==> flow/design.v <==
module alu(
    output[16 - 1:0] data_out,
	 output 							  valid_out,
	 output 							  cmd_out,
	 input [16 - 1:0] data_in,
	 input 							  valid_in,
	 input 							  cmd_in,
	 output 									 amm_read,
	 output[8 - 1:0] amm_address,
	 input [8 - 1:0] amm_readdata,
	 input 									 amm_waitrequest,
	 input[1:0] 							 amm_response,
	 input clk,
	 input rst_n
    );
	reg[2:0] state;
	reg[5:0] nof_operands; 				 
	reg[3:0] opcode; 						 
	reg[7:0] operand[0:63];				 
	reg error;								 
	reg[11:0] result;						 
	reg[5:0] last_index;					 
	reg[5:0] current_index;				 
	reg[5:0] nof;							 
	reg      first_indirect;			 
	reg[7:0] shiftop1, shiftop2;
	wire[1:0] mod = data_in[9:8];		 
	wire[7:0] operand_dir = data_in[7:0];
	wire[7:0] cur_address = operand[current_index];
	wire      bad_address = (cur_address > 'h0F && cur_address < 'h30) || (cur_address > 'h7F && cur_address < 'hA0);
	wire      payload_beat = valid_in && !cmd_in;
	always @(posedge clk) begin
		if(!rst_n) begin
			state <= 3'd0;
		end
		else begin
		case(state)
			3'd0: begin
						if(cmd_in == 1 && valid_in == 1) begin
							opcode <= data_in[11:8];
							nof_operands <= data_in[5:0];
							nof <= data_in[5:0];
							last_index <= 0;
							current_index <= 0;
							first_indirect <= 0;
							shiftop1 <= 0;
							shiftop2 <= 0;
							error <= 0;
							result <= (data_in[11:8] == 1) ? 12'hFFF : 12'h000;
							state <= 3'd1;
							if(data_in[5:0] == 0) begin
								error <= 1;
								state <= 3'd2;
							end
							if(data_in[5:0] != 1 && (data_in[11:8] == 4 || data_in[11:8] == 5 || data_in[11:8] == 6 || data_in[11:8] == 7)) begin
								error <= 1;
								state <= 3'd2;
							end
							if(data_in[5:0] != 2 && (data_in[11:8] == 8 || data_in[11:8] == 9))
								error <= 1;
						end
			end
			3'd1: begin
						if(payload_beat) begin
							if(mod == 2'b00) begin
								case(opcode)
									0: result <= result + operand_dir;
									1: result <= result & operand_dir;
									2:  result <= result | operand_dir;
									3: result <= result ^ operand_dir;
									4: result <= ~{4'b0, operand_dir};
									5: result <= operand_dir + 12'd1;
									6: result <= operand_dir - 12'd1;
									7: result <= ~{4'b0, operand_dir} + 12'd1;
									8, 9: begin
										if(nof == nof_operands) shiftop1 <= operand_dir;
										else shiftop2 <= operand_dir;
									end
									default: ;
								endcase
							end
							if(mod == 2'b01) begin
								operand[last_index] <= operand_dir;
								last_index <= last_index + 1;
								if(nof == nof_operands) first_indirect <= 1;
							end
							nof <= nof - 1;
							if(nof == 1) begin
								if(error || (last_index == 0 && mod != 2'b01))
									state <= 3'd2;
								else
									state <= 3'd4;
							end
						end
			end
			3'd4: begin
				if(bad_address) begin
					error <= 1;
					state <= 3'd2;
				end
				else if(amm_waitrequest == 0) begin
					if(amm_response != 2'b00) begin
						error <= 1;
						state <= 3'd2;
					end
					else begin
						current_index <= current_index + 1;
						case(opcode)
							0: result <= result + amm_readdata;
							1: result <= result & amm_readdata;
							2:  result <= result | amm_readdata;
							3: result <= result ^ amm_readdata;
							4: result <= ~{4'b0, amm_readdata};
							5: result <= amm_readdata + 12'd1;
							6: result <= amm_readdata - 12'd1;
							7: result <= ~{4'b0, amm_readdata} + 12'd1;
							8, 9: begin
								if(first_indirect && current_index == 0) shiftop1 <= amm_readdata;
								else shiftop2 <= amm_readdata;
							end
							default: ;
						endcase
						if(current_index + 1 == last_index)
							state <= 3'd2;
					end
				end
			end
			3'd2: state <= 3'd3;
			default: state <= 3'd0;
		endcase
		end
	end
	reg[16 - 1:0]  		reg_data_out;
	reg 							  		reg_valid_out;
	reg 							  		reg_cmd_out;
	reg[11:0]                     final_result;
	always @(*) begin
		final_result = result;
		if(opcode == 4 || opcode == 7)
			final_result = {4'b0, result[7:0]};
		if(opcode == 8)
			final_result = {4'b0, shiftop1} >> shiftop2;
		if(opcode == 9)
			final_result = {4'b0, shiftop1 << shiftop2};
		if(error == 1)
			final_result = 12'hBAD;
		reg_data_out = 0;
		reg_valid_out = 0;
		reg_cmd_out = 0;
		if(state == 3'd2) begin
			reg_data_out[4] = error;
			reg_data_out[3:0] = opcode;
			reg_valid_out = 1;
			reg_cmd_out = 1;
		end
		if(state == 3'd3) begin
			reg_data_out[11:0] = final_result;
			reg_valid_out = 1;
		end
	end
	assign data_out = reg_data_out;
	assign valid_out = reg_valid_out;
	assign cmd_out = reg_cmd_out;
	assign amm_address = cur_address;
	assign amm_read = (state == 3'd4) && !bad_address;
endmodule
### Tool chain data of alu

What the tools print for alu, step after step.
Lines are those of the file above, counted from 1.
Operators carry their Yosys type and port widths (W data, S select, Z words).
Library cell names are shortened.
Not given: -

* top module: alu
* clock: clk
* cell library: sky130hd
* corner: tt_025C_1v80

### Word-level counts

Source: Yosys, flattened and elaborated, memories not mapped. Widths are those after wreduce. Print and check cells do not count. Equal cells are merged and count once.
Memory sizes are those after Yosys's memory passes, which may raise the word count (mostly to a power of two), join words into wider ones and drop unused or constant bits.

* word width x clocked read ports: 8
* memory bits (writable): 512
* input port bits: 31
* cells after elaboration: 210
* register bits after elaboration: 61
* memories: 1

Memories
* operand: depth 64, bits a word 8, rd ports 1, wr ports 1, RTL line 19 `reg[7:0] operand[0:63];`

* shift operators: 2
* equal/unequal tests: 46
* bitwise logic cells: 8
* order comparisons: 4
* $add $sub $neg: 11
* multiplexer cells: 88
* reduce/logical cells: 39

Operator list (number)
* $pmux W12 S8: 2
* $mux W8: 23
* $mux W12: 12
* $mux W6: 13
* $pmux W8 S3: 2
* $pmux W12 S3: 1
* $pmux W6 S2: 3
* $eq A4 B3 Y1 const B: 8
* $ne A2 B2 Y1 const B: 14
* $add A12 B1 Y12 const B: 2
* $add A12 B8 Y12: 2
* $and A12 B8 Y12: 2
* $or A12 B8 Y12: 2
* $xor A12 B8 Y12: 2
* $reduce_and A12 Y1: 2
* $not A8 Y12: 2
* $mux W3: 8
* $logic_not A6 Y1: 3
* $add A8 B1 Y9 const B: 2
* $sub A8 B1 Y9 const B: 2
* $ne A9 B9 Y1 const B: 2
* $mux W1: 18
* $eq A4 B4 Y1 const B: 4
* $reduce_and A5 Y1: 3
* $reduce_and A6 Y1: 2
* $shr A8 B8 Y12: 1
* $pmux W3 S4: 1
* $reduce_and A10 Y1: 1

Other operator kinds: 36; their cells: 59.

### Longest topological paths

Longest topological path by Yosys (ltp), each cell counted once; first at word level (registers and memories cut), then after technology mapping (sequential cells cut; the memories' decode and read muxes count).

* depth in word-level cells: 9
* ABC_AREA: 0
* mapped depth: 14
* mapped depth without buffers: 11

### After synthesis

Source: synth_stat.txt of the flow (Yosys; design flattened, memories mapped). It holds for the ABC_AREA given above (unset counts as 0); a run with the other value may have another netlist.

* cell count: 1730
* cell area after synthesis: 26660.6 um^2
* flip-flops: 581
* buffer cells: 107

Cell types
* edfxtp_1: number 570, area in all 1.71E+04 um^2
* mux4_2: number 150, area in all 3378.24 um^2
* ha_1: number 44, area in all 550.528 um^2
* nor2_1: number 135, area in all 506.736 um^2
* o21ai_0: number 84, area in all 420.403 um^2
* nand2_1: number 103, area in all 386.621 um^2
* a21oi_1: number 69, area in all 345.331 um^2
* xnor2_1: number 39, area in all 341.578 um^2
* clkbuf_1: number 63, area in all 236.477 um^2
* mux2i_1: number 23, area in all 230.221 um^2
* dfxtp_1: number 11, area in all 220.211 um^2
* nand3_1: number 38, area in all 190.182 um^2
* inv_1: number 50, area in all 187.68 um^2
* nor3_1: number 29, area in all 145.139 um^2
* buf_6: number 11, area in all 123.869 um^2
* xor2_1: number 14, area in all 122.618 um^2
* nor2b_1: number 17, area in all 106.352 um^2
* a222oi_1: number 10, area in all 100.096 um^2

Other cell types: 52; their cells: 270.

### Timing after synthesis

Path of least setup slack by OpenSTA after synthesis, without wires, with an ideal clock, recovery checks aside; 20% of the period is set as input and as output delay. Where synthesis merged equal registers, the netlist keeps one of their names.

* kind: register -> output
* start: reg (name not given)
* end: out amm_address[0]
* delay of the path: 2965 ps
* data arrival time: 2965 ps
* clock period: 10000 ps
* external output delay: 2000 ps
* stages on the path: 9
* slack: 5035 ps
* synthesis period reached: 4965 ps

"delay of the path" is the arrival time less input delay plus setup time.
A path that ends at an output port has no setup time.
"stages on the path" counts driving pins, that of a launching flip-flop among them; a cell with two outputs on the path counts twice.
"synthesis period reached" = period - worst setup slack (recovery checks aside). The figure is calculated, with input and output delays left at 20% of the set period.

* cells stage by stage: dfxtp_1 -> buf_2 -> buf_2 -> buf_2 -> clkbuf_1 -> buf_1 -> mux4_2 -> mux4_2 -> mux4_2

Ends and longest elaborated chain, post-synthesis
* to (decl): RTL line 9 `output[8 - 1:0] amm_address,`

No chain of elaborated cells between the ends is given.

### Timing after layout

Path of least setup slack in the final report of run A (OpenROAD, finished layout, wires in). Where an end is a register, its clock arrival counts in the times.
The report prints the path's times to 10 ps; the period is as set.

* kind: register -> output
* start: reg (name not given)
* end: out amm_read
* stages on the path: 10
* external output delay: 1400 ps
* clock period: 7020 ps
* data arrival time: 4730 ps
* slack: 880 ps

* cells stage by stage: dfxtp_4 -> buf_4 -> mux4_2 -> o32ai_1 -> nor3_1 -> a311oi_1 -> o211ai_1 -> a21oi_1 -> nor2_1 -> clkdlybuf4s50_1

Ends and longest elaborated chain, post-layout
* to (decl): RTL line 8 `output amm_read,`

No chain of elaborated cells between the ends is given.

==> results <==
Settings and measured results of 3 stored flow runs for module alu (sky130hd), not sorted in any way. The constraints put input and output delay at 20% of the set period each and load the outputs with 0.01 pF.
"period reached" means the clock period less the worst setup slack. The figure is calculated, with input and output delays left at 20% of the set period.
"critical setup path time" is the time allowed to the run's worst setup path (the clock period less input and output delay, where it has them) less its slack. Clock arrival times count: a late capture clock shortens it, a late launch clock lengthens it.
"total design power" is the tool's figure for a default switching activity; nothing was simulated.
"critical setup path time" is known to 10 ps.

### Run A

Settings: `CORE_UTILIZATION=22`, `PLACE_DENSITY=0.6`, `period_ns=7.02`, `CAP_MARGIN=20`, `CORE_MARGIN=2`, `SLEW_MARGIN=20`

- Critical setup path time: 4730 ps
- Critical path type: register -> output
- Total design power: 7666 uW
- Utilization: 0.257
- Synthesis area: 26660.6 um^2
- Setup slack of the worst path: 884 ps
- Post-route setup TNS: 0 ps
- Worst hold slack in the final report: 610 ps
- Period reached: 6136 ps
- Area of the die: 123985.0 um^2
- Standard-cell area after layout: 30875.9 um^2

### Run B

Settings: `CAP_MARGIN=10`, `CELL_PAD_IN_SITES_GLOBAL_PLACEMENT=3`, `CORE_ASPECT_RATIO=0.61`, `CORE_UTILIZATION=41`, `CTS_CLUSTER_DIAMETER=374`, `CTS_CLUSTER_SIZE=43`, `GPL_ROUTABILITY_DRIVEN=0`, `MAX_ROUTING_LAYER=met5`, `PLACE_DENSITY_LB_ADDON=0.18`, `SETUP_SLACK_MARGIN=0.42`, `SLEW_MARGIN=30`, `TNS_END_PERCENT=5`, `period_ns=4.57`, `CORE_MARGIN=2`

- Critical setup path time: 3350 ps
- Critical path type: register -> output
- Total design power: 9428 uW
- Utilization: 0.474
- Synthesis area: 26660.6 um^2
- Setup slack of the worst path: 310 ps
- Post-route setup TNS: 0 ps
- Worst hold slack in the final report: 608 ps
- Period reached: 4260 ps
- Area of the die: 67145.0 um^2
- Standard-cell area after layout: 30262.8 um^2

### Run C

Settings: `CORE_UTILIZATION=40`, `PLACE_DENSITY=0.6`, `period_ns=4.89`, `CAP_MARGIN=20`, `CORE_MARGIN=2`, `SLEW_MARGIN=20`

- Critical setup path time: 3750 ps
- Critical path type: register -> output
- Total design power: 11094 uW
- Utilization: 0.468
- Synthesis area: 26660.6 um^2
- Setup slack of the worst path: 157 ps
- Post-route setup TNS: 0 ps
- Worst hold slack in the final report: 621 ps
- Period reached: 4733 ps
- Area of the die: 68733.1 um^2
- Standard-cell area after layout: 30794.5 um^2
